==> flow/design.v <==
module B2BCD_IP #(parameter WIDTH = 4, parameter DIGIT = 2) (
    Binary_code,
    BCD_code
);
input  [WIDTH-1:0]   Binary_code;
output [DIGIT*4-1:0] BCD_code;
parameter W = WIDTH - 3;
parameter D = DIGIT * 4;
genvar i, j;
integer m;
wire [D-1:0] Binary_code_temp;
assign Binary_code_temp = {{(D - WIDTH){1'b0}}, Binary_code};
assign BCD_code = loop_i[W - 1].BCD_temp;
reg [D-1:0] result;
generate
for(i = 0; i < W; i = i + 1) begin: loop_i
    reg [3:0] result [0:5];
    reg [D-1:0] BCD_temp;
    case(i)
    0: begin
        for(j = 0; j <= i / 3; j = j + 1) begin
            always@ (*) begin
                case(Binary_code_temp[WIDTH - i + j * 4 -: 4])
                0: result[j] = 0;
                1: result[j] = 1;
                2: result[j] = 2;
                3: result[j] = 3;
                4: result[j] = 4;
                5: result[j] = 8;
                6: result[j] = 9;
                7: result[j] = 10;
                8: result[j] = 11;
                9: result[j] = 12;
                default: result[j] = 0;
                endcase
            end
        end
    end
    default: begin  
        for(j = 0; j <= i / 3; j = j + 1) begin
            always@ (*) begin
                case(loop_i[i - 1].BCD_temp[WIDTH - i + j * 4 -: 4])
                0: result[j] = 0;
                1: result[j] = 1;
                2: result[j] = 2;
                3: result[j] = 3;
                4: result[j] = 4;
                5: result[j] = 8;
                6: result[j] = 9;
                7: result[j] = 10;
                8: result[j] = 11;
                9: result[j] = 12;
                default: result[j] = 0;
                endcase
            end
        end
    end
    endcase
    case(i)
    0: begin
        always@ (*) begin
            BCD_temp = Binary_code_temp;
            for(m = 0; m <= i / 3; m = m + 1) begin
                BCD_temp[WIDTH - i + m * 4 -: 4] = result[m];
            end
        end
    end
    default: begin
        always@ (*) begin
            BCD_temp = loop_i[i - 1].BCD_temp;
            for(m = 0; m <= i / 3; m = m + 1) begin
                BCD_temp[WIDTH - i + m * 4 -: 4] = result[m];
            end
        end
    end
    endcase
end
endgenerate
endmodule
module handle_binary(Binary_temp, BCD);
parameter WIDTH = 4;
parameter DIGIT = 2;
input [DIGIT * 4-1:0] Binary_temp;
output [DIGIT * 4-1:0] BCD;
reg [DIGIT * 4-1:0] BCD;
integer k;
always@ (*) begin
    BCD = 0;
    for (k = 0; k < WIDTH; k = k + 1) begin
        case(WIDTH)
        0, 1, 2, 3, 4: begin
            if (BCD[3:0] >= 5) BCD[3:0] = BCD[3:0] + 3;
            if (BCD[7:4] >= 5) BCD[7:4] = BCD[7:4] + 3;
            BCD = {BCD[DIGIT*4-2:0], Binary_temp[WIDTH - 1 - k]};	 
        end
        5, 6, 7, 8: begin
            if (BCD[3:0] >= 5) BCD[3:0] = BCD[3:0] + 3;
            if (BCD[7:4] >= 5) BCD[7:4] = BCD[7:4] + 3;
            BCD = {BCD[DIGIT*4-2:0], Binary_temp[WIDTH - 1 - k]};	 
        end
        9, 10, 11, 12: begin
            if (BCD[3:0] >= 5) BCD[3:0] = BCD[3:0] + 3;
            if (BCD[7:4] >= 5) BCD[7:4] = BCD[7:4] + 3;
            BCD = {BCD[DIGIT*4-2:0], Binary_temp[WIDTH - 1 - k]};	 
        end
        13, 14, 15, 16: begin
            if (BCD[3:0] >= 5) BCD[3:0] = BCD[3:0] + 3;
            if (BCD[7:4] >= 5) BCD[7:4] = BCD[7:4] + 3;
            BCD = {BCD[DIGIT*4-2:0], Binary_temp[WIDTH - 1 - k]};	 
        end
        17, 18, 19, 20: begin
            if (BCD[3:0] >= 5) BCD[3:0] = BCD[3:0] + 3;
            if (BCD[7:4] >= 5) BCD[7:4] = BCD[7:4] + 3;
            BCD = {BCD[DIGIT*4-2:0], Binary_temp[WIDTH - 1 - k]};	 
        end
        endcase
    end
end
endmodule
module UT_TOP (
    clk, rst_n, in_valid, in_time,
    out_valid, out_display, out_day
);
input clk, rst_n, in_valid;
input [30:0] in_time;
output reg out_valid;
output reg [3:0] out_display;
output reg [2:0] out_day;
parameter IDLE = 0;
parameter INPUT = 1;
parameter CAL = 2;
parameter OUTPUT = 3;
reg [1:0] next_state, current_state;
reg [4:0] count;
reg [4:0] four_year_span;
reg [1:0] leap_count;  
reg [30:0] in_time_reg;
reg [26:0] four_year;
reg [24:0] one_year;
reg [21:0] month;
reg [17:0] date;
reg [17:0] hour;
reg [5:0] minute;
reg [5:0] second;
reg [10:0] year_ip_in;
reg [3:0] month_ip_in;
reg [4:0] date_ip_in;
reg [4:0] hour_ip_in;
reg [5:0] minute_ip_in;
reg [5:0] second_ip_in;
reg [11:0] bin;
wire [15:0] bout;
reg [2:0] out_day_reg;  
reg [15:0] year_ip_out;
reg [7:0] month_ip_out, date_ip_out, hour_ip_out, minute_ip_out, second_ip_out;
always@ (posedge clk or negedge rst_n) begin
  if(!rst_n)
    current_state <= IDLE;
  else
    current_state <= next_state;
end
always@ (*) begin
    case(current_state)
    IDLE: begin
        if(in_valid)
            next_state = CAL;
        else
            next_state = IDLE;
    end
    CAL: begin
        if(count == 17)
            next_state = IDLE;
        else
            next_state = CAL;
    end
    default: next_state = current_state;
    endcase
end
B2BCD_IP #(.WIDTH(12), .DIGIT(4)) B0(.Binary_code(bin), .BCD_code(bout));
always@ (*) begin
    if(current_state == CAL) begin
        case(count - 1)
        2: bin = {1'b0, year_ip_in};
        3: bin = {8'b0, month_ip_in};
        4: bin = {7'b0, date_ip_in};
        5: bin = {7'b0, hour_ip_in};
        6: bin = {6'b0, minute_ip_in};
        7: bin = {6'b0, second_ip_in};
        default: bin = 0;
        endcase
    end
    else begin
        bin = 0;
    end
end
always@ (posedge clk or negedge rst_n) begin
    if(!rst_n) begin
        year_ip_out <= 0;
        month_ip_out <= 0;
        date_ip_out <= 0;
        hour_ip_out <= 0;
        minute_ip_out <= 0;
        second_ip_out <= 0;
    end
    else begin
        if(current_state == IDLE) begin
            year_ip_out <= 0;
            month_ip_out <= 0;
            date_ip_out <= 0;
            hour_ip_out <= 0;
            minute_ip_out <= 0;
            second_ip_out <= 0;
        end
        else if(current_state == CAL) begin
            case(count - 1)
            2: year_ip_out <= bout;
            3: month_ip_out <= bout[7:0];
            4: date_ip_out <= bout[7:0];
            5: hour_ip_out <= bout[7:0];
            6: minute_ip_out <= bout[7:0];
            7: second_ip_out <= bout[7:0];
            endcase
        end
    end
end
always@ (posedge clk or negedge rst_n) begin
    if(!rst_n) begin
        in_time_reg <= 0;
    end
    else begin
        if(in_valid) begin
            in_time_reg <= in_time;
        end
        else if(current_state == CAL) begin
            in_time_reg <= in_time_reg;
        end
    end
end
always@ (posedge clk or negedge rst_n) begin
    if(!rst_n) begin
        count <= 0;
    end
    else begin
        if(current_state == IDLE) begin
            count <= 0;
        end
        else if(current_state == CAL) begin
            count <= count + 1;
        end
        else begin
            count <= count;
        end
    end
end
always@ (posedge clk or negedge rst_n) begin
    if(!rst_n) begin
        four_year_span <= 0;
    end
    else begin
        if(current_state == IDLE)
            four_year_span <= 0;
        else if(current_state == CAL) begin
            if(count == 0) begin
                if(in_time_reg >= 0 && in_time_reg < 126230400) four_year_span <= 0;
                else if(in_time_reg < 252460800)  four_year_span <= 1;
                else if(in_time_reg < 378691200)  four_year_span <= 2;
                else if(in_time_reg < 504921600)  four_year_span <= 3;
                else if(in_time_reg < 631152000)  four_year_span <= 4;
                else if(in_time_reg < 757382400)  four_year_span <= 5;
                else if(in_time_reg < 883612800)  four_year_span <= 6;
                else if(in_time_reg < 1009843200) four_year_span <= 7;
                else if(in_time_reg < 1136073600) four_year_span <= 8;
                else if(in_time_reg < 1262304000) four_year_span <= 9;
                else if(in_time_reg < 1388534400) four_year_span <= 10;
                else if(in_time_reg < 1514764800) four_year_span <= 11;
                else if(in_time_reg < 1640995200) four_year_span <= 12;
                else if(in_time_reg < 1767225600) four_year_span <= 13;
                else if(in_time_reg < 1893456000) four_year_span <= 14;
                else if(in_time_reg < 2019686400) four_year_span <= 15;
                else if(in_time_reg < 2145916800) four_year_span <= 16;
                else                              four_year_span <= 17;
            end
            else begin
                four_year_span <= four_year_span;
            end
        end
    end
end
always@ (posedge clk or negedge rst_n) begin
    if(!rst_n) begin
        four_year <= 0;
    end
    else begin
        if(current_state == IDLE)
            four_year <= 0;
        else if(current_state == CAL) begin
            if(in_time_reg >= 0 && in_time_reg < 126230400) four_year <= in_time_reg;
            else if(in_time_reg < 252460800)  four_year <= in_time_reg - 126230400;
            else if(in_time_reg < 378691200)  four_year <= in_time_reg - 252460800;
            else if(in_time_reg < 504921600)  four_year <= in_time_reg - 378691200;
            else if(in_time_reg < 631152000)  four_year <= in_time_reg - 504921600;
            else if(in_time_reg < 757382400)  four_year <= in_time_reg - 631152000;
            else if(in_time_reg < 883612800)  four_year <= in_time_reg - 757382400;
            else if(in_time_reg < 1009843200) four_year <= in_time_reg - 883612800;
            else if(in_time_reg < 1136073600) four_year <= in_time_reg - 1009843200;
            else if(in_time_reg < 1262304000) four_year <= in_time_reg - 1136073600;
            else if(in_time_reg < 1388534400) four_year <= in_time_reg - 1262304000;
            else if(in_time_reg < 1514764800) four_year <= in_time_reg - 1388534400;
            else if(in_time_reg < 1640995200) four_year <= in_time_reg - 1514764800;
            else if(in_time_reg < 1767225600) four_year <= in_time_reg - 1640995200;
            else if(in_time_reg < 1893456000) four_year <= in_time_reg - 1767225600;
            else if(in_time_reg < 2019686400) four_year <= in_time_reg - 1893456000;
            else if(in_time_reg < 2145916800) four_year <= in_time_reg - 2019686400;
            else                              four_year <= in_time_reg - 2145916800;
        end
    end
end
always@ (posedge clk or negedge rst_n) begin
    if(!rst_n) begin
        one_year <= 0;
    end
    else begin
        if(current_state == IDLE)
            one_year <= 0;
        else if(current_state == CAL) begin
            if(four_year >= 0 && four_year < 31536000)
                one_year <= four_year;
            else if(four_year < 63072000)
                one_year <= four_year - 31536000;
            else if(four_year < 94694400)
                one_year <= four_year - 63072000;
            else
                one_year <= four_year - 94694400;
        end
    end
end
always@ (posedge clk or negedge rst_n) begin
    if(!rst_n) begin
        leap_count <= 0;
    end
    else begin
        if(current_state == IDLE) begin
            leap_count <= 0;
        end
        else if (current_state == CAL) begin
            if(four_year >= 0 && four_year < 31536000)
                leap_count <= 0;
            else if(four_year < 63072000)
                leap_count <= 1;
            else if(four_year < 94694400)
                leap_count <= 2;
            else
                leap_count <= 3;
        end
    end
end
always@ (posedge clk) begin
    if(current_state == IDLE) begin
        year_ip_in <= 0;
    end
    else if(current_state == CAL) begin
        if(count == 2)
            year_ip_in <= 1970 + four_year_span * 4 + leap_count;
    end
end
always@ (posedge clk or negedge rst_n) begin
    if(!rst_n) begin
        month <= 0;
        month_ip_in <= 0;
    end
    else begin
        if(current_state == IDLE) begin
            month <= 0;
            month_ip_in <= 0;
        end
        else if(current_state == CAL) begin
            if(count == 2) begin
                if(leap_count == 2) begin  
                    if(one_year >= 0 && one_year < 2678400) begin 
                        month <= one_year;
                        month_ip_in <= 1;
                    end
                    else if(one_year < 5184000) begin 
                        month <= one_year - 2678400;
                        month_ip_in <= 2;
                    end
                    else if(one_year < 7862400) begin 
                        month <= one_year - 5184000;
                        month_ip_in <= 3;
                    end
                    else if(one_year < 10454400) begin 
                        month <= one_year - 7862400;
                        month_ip_in <= 4;
                    end
                    else if(one_year < 13132800) begin 
                        month <= one_year - 10454400;
                        month_ip_in <= 5;
                    end
                    else if(one_year < 15724800) begin 
                        month <= one_year - 13132800;
                        month_ip_in <= 6;
                    end
                    else if(one_year < 18403200) begin 
                        month <= one_year - 15724800;
                        month_ip_in <= 7;
                    end
                    else if(one_year < 21081600) begin 
                        month <= one_year - 18403200;
                        month_ip_in <= 8;
                    end
                    else if(one_year < 23673600) begin 
                        month <= one_year - 21081600;
                        month_ip_in <= 9;
                    end
                    else if(one_year < 26352000) begin 
                        month <= one_year - 23673600;
                        month_ip_in <= 10;
                    end
                    else if(one_year < 28944000) begin 
                        month <= one_year - 26352000;
                        month_ip_in <= 11;
                    end
                    else  begin 
                        month <= one_year - 28944000;
                        month_ip_in <= 12;
                    end
                end
                else begin  
                    if(one_year >= 0 && one_year < 2678400) begin 
                        month <= one_year;
                        month_ip_in <= 1;
                    end
                    else if(one_year < 5097600) begin 
                        month <= one_year - 2678400;
                        month_ip_in <= 2;
                    end
                    else if(one_year < 7776000) begin 
                        month <= one_year - 5097600;
                        month_ip_in <= 3;
                    end
                    else if(one_year < 10368000) begin 
                        month <= one_year - 7776000;
                        month_ip_in <= 4;
                    end
                    else if(one_year < 13046400) begin 
                        month <= one_year - 10368000;
                        month_ip_in <= 5;
                    end
                    else if(one_year < 15638400) begin 
                        month <= one_year - 13046400;
                        month_ip_in <= 6;
                    end
                    else if(one_year < 18316800) begin 
                        month <= one_year - 15638400;
                        month_ip_in <= 7;
                    end
                    else if(one_year < 20995200) begin 
                        month <= one_year - 18316800;
                        month_ip_in <= 8;
                    end
                    else if(one_year < 23587200) begin 
                        month <= one_year - 20995200;
                        month_ip_in <= 9;
                    end
                    else if(one_year < 26265600) begin 
                        month <= one_year - 23587200;
                        month_ip_in <= 10;
                    end
                    else if(one_year < 28857600) begin 
                        month <= one_year - 26265600;
                        month_ip_in <= 11;
                    end
                    else begin 
                        month <= one_year - 28857600;
                        month_ip_in <= 12;
                    end
                end
            end
        end
    end
end
always@ (posedge clk or negedge rst_n) begin
    if(!rst_n) begin
        date <= 0;
        date_ip_in <= 0;
    end
    else begin
        if(current_state == IDLE) begin
            date <= 0;
            date_ip_in <= 0;
        end
        else if(current_state == CAL) begin
            if(count == 3) begin
                if(month >= 0 && month < 86400) begin
                    date <= month;
                    date_ip_in <= 1;
                end
                else if(month < 172800) begin
                    date <= month - 86400;
                    date_ip_in <= 2;
                end
                else if(month < 259200) begin
                    date <= month - 172800;
                    date_ip_in <= 3;
                end
                else if(month < 345600) begin
                    date <= month - 259200;
                    date_ip_in <= 4;
                end
                else if(month < 432000) begin
                    date <= month - 345600;
                    date_ip_in <= 5;
                end
                else if(month < 518400) begin
                    date <= month - 432000;
                    date_ip_in <= 6;
                end
                else if(month < 604800) begin
                    date <= month - 518400;
                    date_ip_in <= 7;
                end
                else if(month < 691200) begin
                    date <= month - 604800;
                    date_ip_in <= 8;
                end
                else if(month < 777600) begin
                    date <= month - 691200;
                    date_ip_in <= 9;
                end
                else if(month < 864000) begin
                    date <= month - 777600;
                    date_ip_in <= 10;
                end
                else if(month < 950400) begin
                    date <= month - 864000;
                    date_ip_in <= 11;
                end
                else if(month < 1036800) begin
                    date <= month - 950400;
                    date_ip_in <= 12;
                end
                else if(month < 1123200) begin
                    date <= month - 1036800;
                    date_ip_in <= 13;
                end
                else if(month < 1209600) begin
                    date <= month - 1123200;
                    date_ip_in <= 14;
                end
                else if(month < 1296000) begin
                    date <= month - 1209600;
                    date_ip_in <= 15;
                end
                else if(month < 1382400) begin
                    date <= month - 1296000;
                    date_ip_in <= 16;
                end
                else if(month < 1468800) begin
                    date <= month - 1382400;
                    date_ip_in <= 17;
                end
                else if(month < 1555200) begin
                    date <= month - 1468800;
                    date_ip_in <= 18;
                end
                else if(month < 1641600) begin
                    date <= month - 1555200;
                    date_ip_in <= 19;
                end
                else if(month < 1728000) begin
                    date <= month - 1641600;
                    date_ip_in <= 20;
                end
                else if(month < 1814400) begin
                    date <= month - 1728000;
                    date_ip_in <= 21;
                end
                else if(month < 1900800) begin
                    date <= month - 1814400;
                    date_ip_in <= 22;
                end
                else if(month < 1987200) begin
                    date <= month - 1900800;
                    date_ip_in <= 23;
                end
                else if(month < 2073600) begin
                    date <= month - 1987200;
                    date_ip_in <= 24;
                end
                else if(month < 2160000) begin
                    date <= month - 2073600;
                    date_ip_in <= 25;
                end
                else if(month < 2246400) begin
                    date <= month - 2160000;
                    date_ip_in <= 26;
                end
                else if(month < 2332800) begin
                    date <= month - 2246400;
                    date_ip_in <= 27;
                end
                else if(month < 2419200) begin
                    date <= month - 2332800;
                    date_ip_in <= 28;
                end
                else if(month < 2505600) begin
                    date <= month - 2419200;
                    date_ip_in <= 29;
                end
                else if(month < 2592000) begin
                    date <= month - 2505600;
                    date_ip_in <= 30;
                end
                else begin
                    date <= month - 2592000;
                    date_ip_in <= 31;
                end
            end
        end
    end
end
always@ (posedge clk or negedge rst_n) begin
    if(!rst_n) begin
        hour <= 0;
        hour_ip_in <= 0;
    end
    else begin
        if(current_state == IDLE) begin
            hour <= 0;
            hour_ip_in <= 0;
        end
        else if(current_state == CAL) begin
            if(date >= 0 && date < 3600) begin
                hour <= date;
                hour_ip_in <= 0;
            end
            else if(date < 7200) begin
                hour <= date - 3600;
                hour_ip_in <= 1;
            end
            else if(date < 10800) begin
                hour <= date - 7200;
                hour_ip_in <= 2;
            end
            else if(date < 14400) begin
                hour <= date - 10800;
                hour_ip_in <= 3;
            end
            else if(date < 18000) begin
                hour <= date - 14400;
                hour_ip_in <= 4;
            end
            else if(date < 21600) begin
                hour <= date - 18000;
                hour_ip_in <= 5;
            end
            else if(date < 25200) begin
                hour <= date - 21600;
                hour_ip_in <= 6;
            end
            else if(date < 28800) begin
                hour <= date - 25200;
                hour_ip_in <= 7;
            end
            else if(date < 32400) begin
                hour <= date - 28800;
                hour_ip_in <= 8;
            end
            else if(date < 36000) begin
                hour <= date - 32400;
                hour_ip_in <= 9;
            end
            else if(date < 39600) begin
                hour <= date - 36000;
                hour_ip_in <= 10;
            end
            else if(date < 43200) begin
                hour <= date - 39600;
                hour_ip_in <= 11;
            end
            else if(date < 46800) begin
                hour <= date - 43200;
                hour_ip_in <= 12;
            end
            else if(date < 50400) begin
                hour <= date - 46800;
                hour_ip_in <= 13;
            end
            else if(date < 54000) begin
                hour <= date - 50400;
                hour_ip_in <= 14;
            end
            else if(date < 57600) begin
                hour <= date - 54000;
                hour_ip_in <= 15;
            end
            else if(date < 61200) begin
                hour <= date - 57600;
                hour_ip_in <= 16;
            end
            else if(date < 64800) begin
                hour <= date - 61200;
                hour_ip_in <= 17;
            end
            else if(date < 68400) begin
                hour <= date - 64800;
                hour_ip_in <= 18;
            end
            else if(date < 72000) begin
                hour <= date - 68400;
                hour_ip_in <= 19;
            end
            else if(date < 75600) begin
                hour <= date - 72000;
                hour_ip_in <= 20;
            end
            else if(date < 79200) begin
                hour <= date - 75600;
                hour_ip_in <= 21;
            end
            else if(date < 82800) begin
                hour <= date - 79200;
                hour_ip_in <= 22;
            end
            else begin
                hour <= date - 82800;
                hour_ip_in <= 23;
            end
        end
    end
end
always@ (posedge clk or negedge rst_n) begin
    if(!rst_n) begin
        minute_ip_in <= 0;
        second_ip_in <= 0;
    end
    else begin
        if(current_state == IDLE) begin
            minute_ip_in <= 0;
            second_ip_in <= 0;
        end
        else if(current_state == CAL) begin
            minute_ip_in <= hour / 'd60;
            second_ip_in <= hour % 'd60;
        end
    end
end
always@ (*) begin
    if(current_state == CAL) begin
        if(count == 4) begin
            if(month_ip_in == 1 || month_ip_in == 2) begin
                out_day_reg = (date_ip_in + (month_ip_in + 12) * 2 + 3 * (month_ip_in + 13) / 5 + (year_ip_in - 1) + (year_ip_in - 1) / 4) % 7;
            end
            else begin
                out_day_reg = (date_ip_in + month_ip_in * 2 + 3 * (month_ip_in + 1) / 5 + year_ip_in + year_ip_in / 4 ) % 7;
            end
        end
        else begin
            out_day_reg = 0;
        end
    end
    else begin
        out_day_reg = 0;
    end
end
always@ (posedge clk or negedge rst_n) begin
    if(!rst_n) begin
        out_valid <= 0;
    end
    else begin
        if(current_state == CAL) begin
            if(count >= 4 && count <= 17)
                out_valid <= 1;
            else
                out_valid <= 0;
        end
        else begin
            out_valid <= 0;
        end
    end
end
always@ (posedge clk or negedge rst_n) begin
    if(!rst_n) begin
        out_day <= 0;
    end
    else begin
        if(current_state == CAL) begin
            if(count == 4) begin
                out_day <= out_day_reg;
            end
            else begin
                out_day <= out_day;
            end
        end
        else begin
            out_day <= 0;
        end
    end
end
always@ (posedge clk or negedge rst_n) begin
    if(!rst_n) begin
        out_display <= 0;
    end
    else begin
        if(current_state == CAL) begin
            case(count)
            4: out_display <= year_ip_out[15:12];
            5: out_display <= year_ip_out[11:8];
            6: out_display <= year_ip_out[7:4];
            7: out_display <= year_ip_out[3:0];
            8: out_display <= month_ip_out[7:4];
            9: out_display <= month_ip_out[3:0];
            10: out_display <= date_ip_out[7:4];
            11: out_display <= date_ip_out[3:0];
            12: out_display <= hour_ip_out[7:4];
            13: out_display <= hour_ip_out[3:0];
            14: out_display <= minute_ip_out[7:4];
            15: out_display <= minute_ip_out[3:0];
            16: out_display <= second_ip_out[7:4];
            17: out_display <= second_ip_out[3:0];
            default: out_display <= 0;
            endcase
        end
        else begin
            out_display <= 0;
        end
    end
end
endmodule
# Tool chain data of UT_TOP

Tool output for the design above, in the order of the flow.
Line numbers count from 1 in the design file above.
Library cell names are shortened.
Not given: n/a

Design top: UT_TOP
Clock input: clk
Standard-cell library: sky130hd
Corner: tt_025C_1v80

# Word-level counts

Source: Yosys, flattened and elaborated. Widths are those after wreduce. Registers that Yosys merges into a memory's read port (data or address) are not register bits. Print and check cells do not count. Equal cells are merged and count once.
Memory sizes are those after Yosys's memory passes, which may raise the word count (mostly to a power of two), join words into wider ones and drop unused or constant bits.

$lt $le $gt $ge: 101
Equal/unequal tests: 27
$mul: 2
Mux-type cells: 253
Reductions and logical operators: 29
Div/mod/pow operators: 6
Add/subtract/negate cells: 110

Operators by type and width:

| operator                                              | count |
| 2-to-1 mux 18 bit                                     | 58 |
| 2-to-1 mux 22 bit                                     | 26 |
| 2-to-1 mux 27 bit                                     | 19 |
| subtractor 18 bit with constant B                     | 20 |
| 2-to-1 mux 5 bit                                      | 57 |
| less-than comparator 31 bit with constant B           | 9 |
| less-than comparator 22 x 21 -> 1 bit with constant B | 12 |
| less-than comparator 25 bit with constant B           | 10 |
| subtractor 27 bit with constant B                     | 9 |
| subtractor 18 x 17 -> 18 bit with constant B          | 13 |
| subtractor 18 x 16 -> 18 bit with constant B          | 11 |
| subtractor 22 bit with constant B                     | 9 |
| divider 18 x 6 -> 32 bit with constant B              | 1 |
| remainder unit 18 x 6 -> 32 bit with constant B       | 1 |
| divider 32 x 3 -> 32 bit with constant B              | 2 |
| remainder unit 32 x 3 -> 32 bit with constant B       | 2 |
| less-than comparator 18 x 16 -> 1 bit with constant B | 9 |
| less-than comparator 25 x 24 -> 1 bit with constant B | 6 |
| less-than comparator 22 x 20 -> 1 bit with constant B | 6 |
| subtractor 22 x 21 -> 22 bit with constant B          | 6 |
| less-than comparator 22 bit with constant B           | 6 |
| equality test 32 x 3 -> 1 bit with constant B         | 4 |
| 2-to-1 mux 25 bit                                     | 5 |
| less-than comparator 31 x 30 -> 1 bit with constant B | 4 |
| 2-to-1 mux 8 bit                                      | 15 |
| subtractor 27 x 26 -> 27 bit with constant B          | 4 |
| 2-to-1 mux 4 bit                                      | 27 |
| less-than comparator 25 x 23 -> 1 bit with constant B | 4 |

Not listed: further kinds 74, cells in them 173.

Register bits: 256
Word-level cells: 571
ROM bits: 1152
Memories kept: 18
Output and inout bits: 8

Memory list:

| name             | words | width | rd ports | wr ports | RTL line | source |
| (name not given) | 16    | 4     | 1        | 0        | 42       | `case(loop_i[i - 1].BCD_temp[WIDTH - i + j * 4 -: 4])` |
| (name not given) | 16    | 4     | 1        | 0        | 42       |  |
| (name not given) | 16    | 4     | 1        | 0        | 42       |  |
| (name not given) | 16    | 4     | 1        | 0        | 42       |  |
| (name not given) | 16    | 4     | 1        | 0        | 42       |  |
| (name not given) | 16    | 4     | 1        | 0        | 42       |  |

Memories not listed: 12.

# Depth

Depth = most cells in a row (Yosys ltp): at word level without a register or memory, in the mapped netlist without a sequential cell, where the memories' decode and read muxes count.

Depth after elaboration: 34
ABC_AREA: 0
Gate-level depth with buffers: 78

# Netlist

Source: synth_stat.txt of the flow (Yosys; design flattened, memories mapped). It holds for the ABC_AREA given above (unset counts as 0); a run with the other value may have another netlist.

Synthesis area: 41222.0 µm²
Cell count: 6260
Flip-flops: 254
Buffers: 554

Cell types:

| cell     | count | area in all (µm²) |
| dfrtp_1  | 242   | 6.06E+03 |
| a21oi_1  | 682   | 3.41E+03 |
| nand2_1  | 836   | 3138.01 |
| o21ai_0  | 536   | 2.68E+03 |
| nor2_1   | 676   | 2.54E+03 |
| ha_1     | 181   | 2.26E+03 |
| clkbuf_1 | 502   | 1.88E+03 |
| a211oi_1 | 184   | 1.38E+03 |
| xnor2_1  | 133   | 1.16E+03 |
| nand3_1  | 184   | 920.883 |
| o211ai_1 | 119   | 893.357 |
| nor3_1   | 178   | 890.854 |
| a31oi_1  | 135   | 844.56 |
| mux2i_1  | 76    | 760.73 |
| fa_1     | 33    | 660.634 |
| a21o_1   | 81    | 608.083 |
| a221oi_1 | 69    | 604.33 |
| inv_1    | 147   | 551.779 |

Not listed: further types 107, cells in them 1266.
By module: a second synthesis without flattening, with its own total; a netlist apart from the flattened one above.

Cell total of the unflattened synthesis: 6333
Area total of the unflattened synthesis: 42051.6 µm²

Each row is one instance without its submodules.

Modules:

| module   | cells | area (µm²) | sequential area (µm²) | times used |
| UT_TOP   | 5992  | 39899.5    | 6352.3                | 1 |
| B2BCD_IP | 341   | 2152.1     | 0.0                   | 1 |

# Timing after synthesis

Path of least setup slack by OpenSTA after synthesis, without wires, with an ideal clock, recovery checks aside; 20% of the period is set as input and as output delay. Where synthesis merged equal registers, the netlist keeps one of their names.

Path type: flip-flop to flip-flop
Start point: reg month_ip_in[0]
End point: reg out_day[0]
Data arrival time: 14.856 ns
Stages on the path: 72
Clock period: 20.0 ns
Delay of the path: 14.987 ns
Setup slack: 5.013 ns
Synthesis period reached: 14.987 ns

"delay of the path" is the arrival time less input delay plus setup time.
"stages on the path" counts driving pins, that of a launching flip-flop among them; a cell with two outputs on the path counts twice.
"synthesis period reached" is the clock period less the worst setup slack; recovery checks do not enter. This is arithmetic on one report: input and output delays are still those of the set period (20% each).
Between the ends stands the longest chain of elaborated cells between them, by number of cells; it is not shown to be the way that was timed. Of several equally long chains one is given.
Each line given opens the expression or statement behind the cell; cells for indexed reads and writes are added by Yosys, which also makes memories of some case tables.
A register here has more assigning lines than the two given.

Cell sequence: dfrtp_1 -> ha_1 -> xor2_1 -> inv_1 -> fa_1 -> inv_1 -> a21oi_1 -> nor2_1 -> nor3_1 -> a21oi_1 -> nor2_1 -> a21oi_1 -> nand2_1 -> ha_1 -> nor2b_1 -> nand2_1 -> a21oi_1 -> nor3_1 -> [36 not listed] -> o31ai_1 -> nand3_1 -> a311o_1 -> maj3_2 -> o2bb2ai_2 -> buf_6 -> o2111a_1 -> a211oi_2 -> ha_1 -> nand3_1 -> mux2i_1 -> nor2_1 -> o21ai_0 -> ha_1 -> a31oi_4 -> xnor2_1 -> mux2i_1 -> nor2_1
Cells in the longest elaborated chain: 10
Elaborated cells between the ends (all ways): 23
RTL lines with such cells: 5

Ends and longest elaborated chain, post-synthesis:

| element                         | RTL line | source |
| from (decl)                     | 146      | `reg [3:0] month_ip_in;` |
| from (assign)                   | 369      | `month_ip_in <= 0;` |
| from (assign)                   | 374      | `month_ip_in <= 0;` |
| adder 4 x 1 -> 5 bit            | 755      | `out_day_reg = (date_ip_in + month_ip_in * 2 + 3 * (month_ip_in + 1) / 5 + year_ip_in + year_ip_in / 4 ) % 7;` |
| multiplier 2 x 5 -> 7 bit       | 755      |  |
| divider 32 x 3 -> 32 bit        | 755      |  |
| adder 6 x 32 -> 32 bit          | 755      |  |
| adder 32 x 11 -> 32 bit         | 755      |  |
| adder 32 x 9 -> 32 bit          | 755      |  |
| remainder unit 32 x 3 -> 32 bit | 755      |  |
| 2-to-1 mux 3 bit                | 751      | `if(month_ip_in == 1 \|\| month_ip_in == 2) begin` |
| 2-to-1 mux 3 bit                | 788      | `if(count == 4) begin` |
| 2-to-1 mux 3 bit                | 787      | `if(current_state == CAL) begin` |
| to (assign)                     | 789      | `out_day <= out_day_reg;` |
| to (assign)                     | 792      | `out_day <= out_day;` |
| to (decl)                       | 128      | `output reg [2:0] out_day;` |

# Path in the finished layout

Path of least setup slack in the final report of run 1 (OpenROAD, finished layout, wires in). Where an end is a register, its clock arrival counts in the times.

Path type: flip-flop to flip-flop
Start point: reg month_ip_in[0]
End point: reg out_day[0]
Clock period: 21.0 ns
Data arrival time: 18.49 ns
Setup slack: 2.95 ns
Stages on the path: 70

Between the ends stands the longest chain of elaborated cells between them, by number of cells; it is not shown to be the way that was timed. Of several equally long chains one is given.
A register here has more assigning lines than the two given.

Cell sequence: dfrtp_1 -> ha_1 -> xor2_1 -> inv_1 -> fa_1 -> inv_1 -> a21oi_1 -> nor2_1 -> nor3_1 -> a21oi_1 -> nor2_1 -> a21oi_1 -> nand2_1 -> ha_1 -> nor2b_1 -> nand2_1 -> a21oi_1 -> nor3_1 -> [34 not listed] -> a31oi_1 -> o311ai_0 -> o31a_1 -> o211ai_1 -> a32oi_1 -> o221ai_1 -> a22o_1 -> a211oi_2 -> ha_1 -> nand3_1 -> mux2i_1 -> nor2_1 -> o21ai_0 -> ha_1 -> a31oi_4 -> xnor2_1 -> mux2i_1 -> nor2_1
Cells in the longest elaborated chain: 10
Elaborated cells between the ends (all ways): 23
RTL lines with such cells: 5

Ends and longest elaborated chain, post-layout:

| element                         | RTL line | source |
| from (decl)                     | 146      | `reg [3:0] month_ip_in;` |
| from (assign)                   | 369      | `month_ip_in <= 0;` |
| from (assign)                   | 374      | `month_ip_in <= 0;` |
| adder 4 x 1 -> 5 bit            | 755      | `out_day_reg = (date_ip_in + month_ip_in * 2 + 3 * (month_ip_in + 1) / 5 + year_ip_in + year_ip_in / 4 ) % 7;` |
| multiplier 2 x 5 -> 7 bit       | 755      |  |
| divider 32 x 3 -> 32 bit        | 755      |  |
| adder 6 x 32 -> 32 bit          | 755      |  |
| adder 32 x 11 -> 32 bit         | 755      |  |
| adder 32 x 9 -> 32 bit          | 755      |  |
| remainder unit 32 x 3 -> 32 bit | 755      |  |
| 2-to-1 mux 3 bit                | 751      | `if(month_ip_in == 1 \|\| month_ip_in == 2) begin` |
| 2-to-1 mux 3 bit                | 788      | `if(count == 4) begin` |
| 2-to-1 mux 3 bit                | 787      | `if(current_state == CAL) begin` |
| to (assign)                     | 789      | `out_day <= out_day_reg;` |
| to (assign)                     | 792      | `out_day <= out_day;` |
| to (decl)                       | 128      | `output reg [2:0] out_day;` |

Measured data: module UT_TOP, platform sky130hd, 2 stored runs of the flow under differing settings, order arbitrary. Input and output delays are each 20% of the period that was set; the output load is 0.01 pF.
By "clock period reached" is meant the clock period of the run minus its worst setup slack. This is arithmetic on one report: input and output delays are still those of the set period (20% each).
"worst setup path time" = time allowed to the worst setup path (clock period - input delay - output delay, where it has them) - its slack; a late launch clock adds to it, a late capture clock takes from it.
Settings: -- = not set for that run.
A result given as -- is not shown for that run.

| setting or result                                       | run 1                  | run 2 |
| CORE_ASPECT_RATIO                                       | 1.15                   | --    |
| CORE_UTILIZATION                                        | 18                     | 49    |
| CTS_CLUSTER_DIAMETER                                    | 168                    | --    |
| GPL_ROUTABILITY_DRIVEN                                  | 1                      | 1     |
| PLACE_DENSITY_LB_ADDON                                  | 0.28                   | 0.02  |
| SETUP_SLACK_MARGIN                                      | -2.0                   | 3.45  |
| TNS_END_PERCENT                                         | 50                     | 60    |
| period_ns                                               | 21.0                   | 28.0  |
| CAP_MARGIN                                              | 20                     | 20    |
| CORE_MARGIN                                             | 2                      | 2     |
| SLEW_MARGIN                                             | 20                     | 20    |
| ABC_AREA                                                | --                     | 0     |
| CELL_PAD_IN_SITES_DETAIL_PLACEMENT                      | --                     | 2     |
| HOLD_SLACK_MARGIN                                       | --                     | -0.0  |
| MIN_ROUTING_LAYER                                       | --                     | met1  |
| synthesized cell area (µm²)                             | 41222.0                | --    |
| worst setup path time (ns)                              | 18.05                  | --    |
| class of the worst setup path                           | flip-flop to flip-flop | --    |
| post-layout utilization (%)                             | 20.1                   | --    |
| area of the standard cells in the finished layout (µm²) | 45871.5                | --    |
| setup slack of the critical path (ns)                   | 2.949                  | --    |
| worst hold slack (ns)                                   | 0.475                  | --    |
| area inside the die boundary (µm²)                      | 232865.0               | --    |
| clock period reached (ns)                               | 18.051                 | --    |
| summed negative setup slack (ns)                        | 0.000                  | --    |

Run 2: no final report: placement broke off with DPL-0033
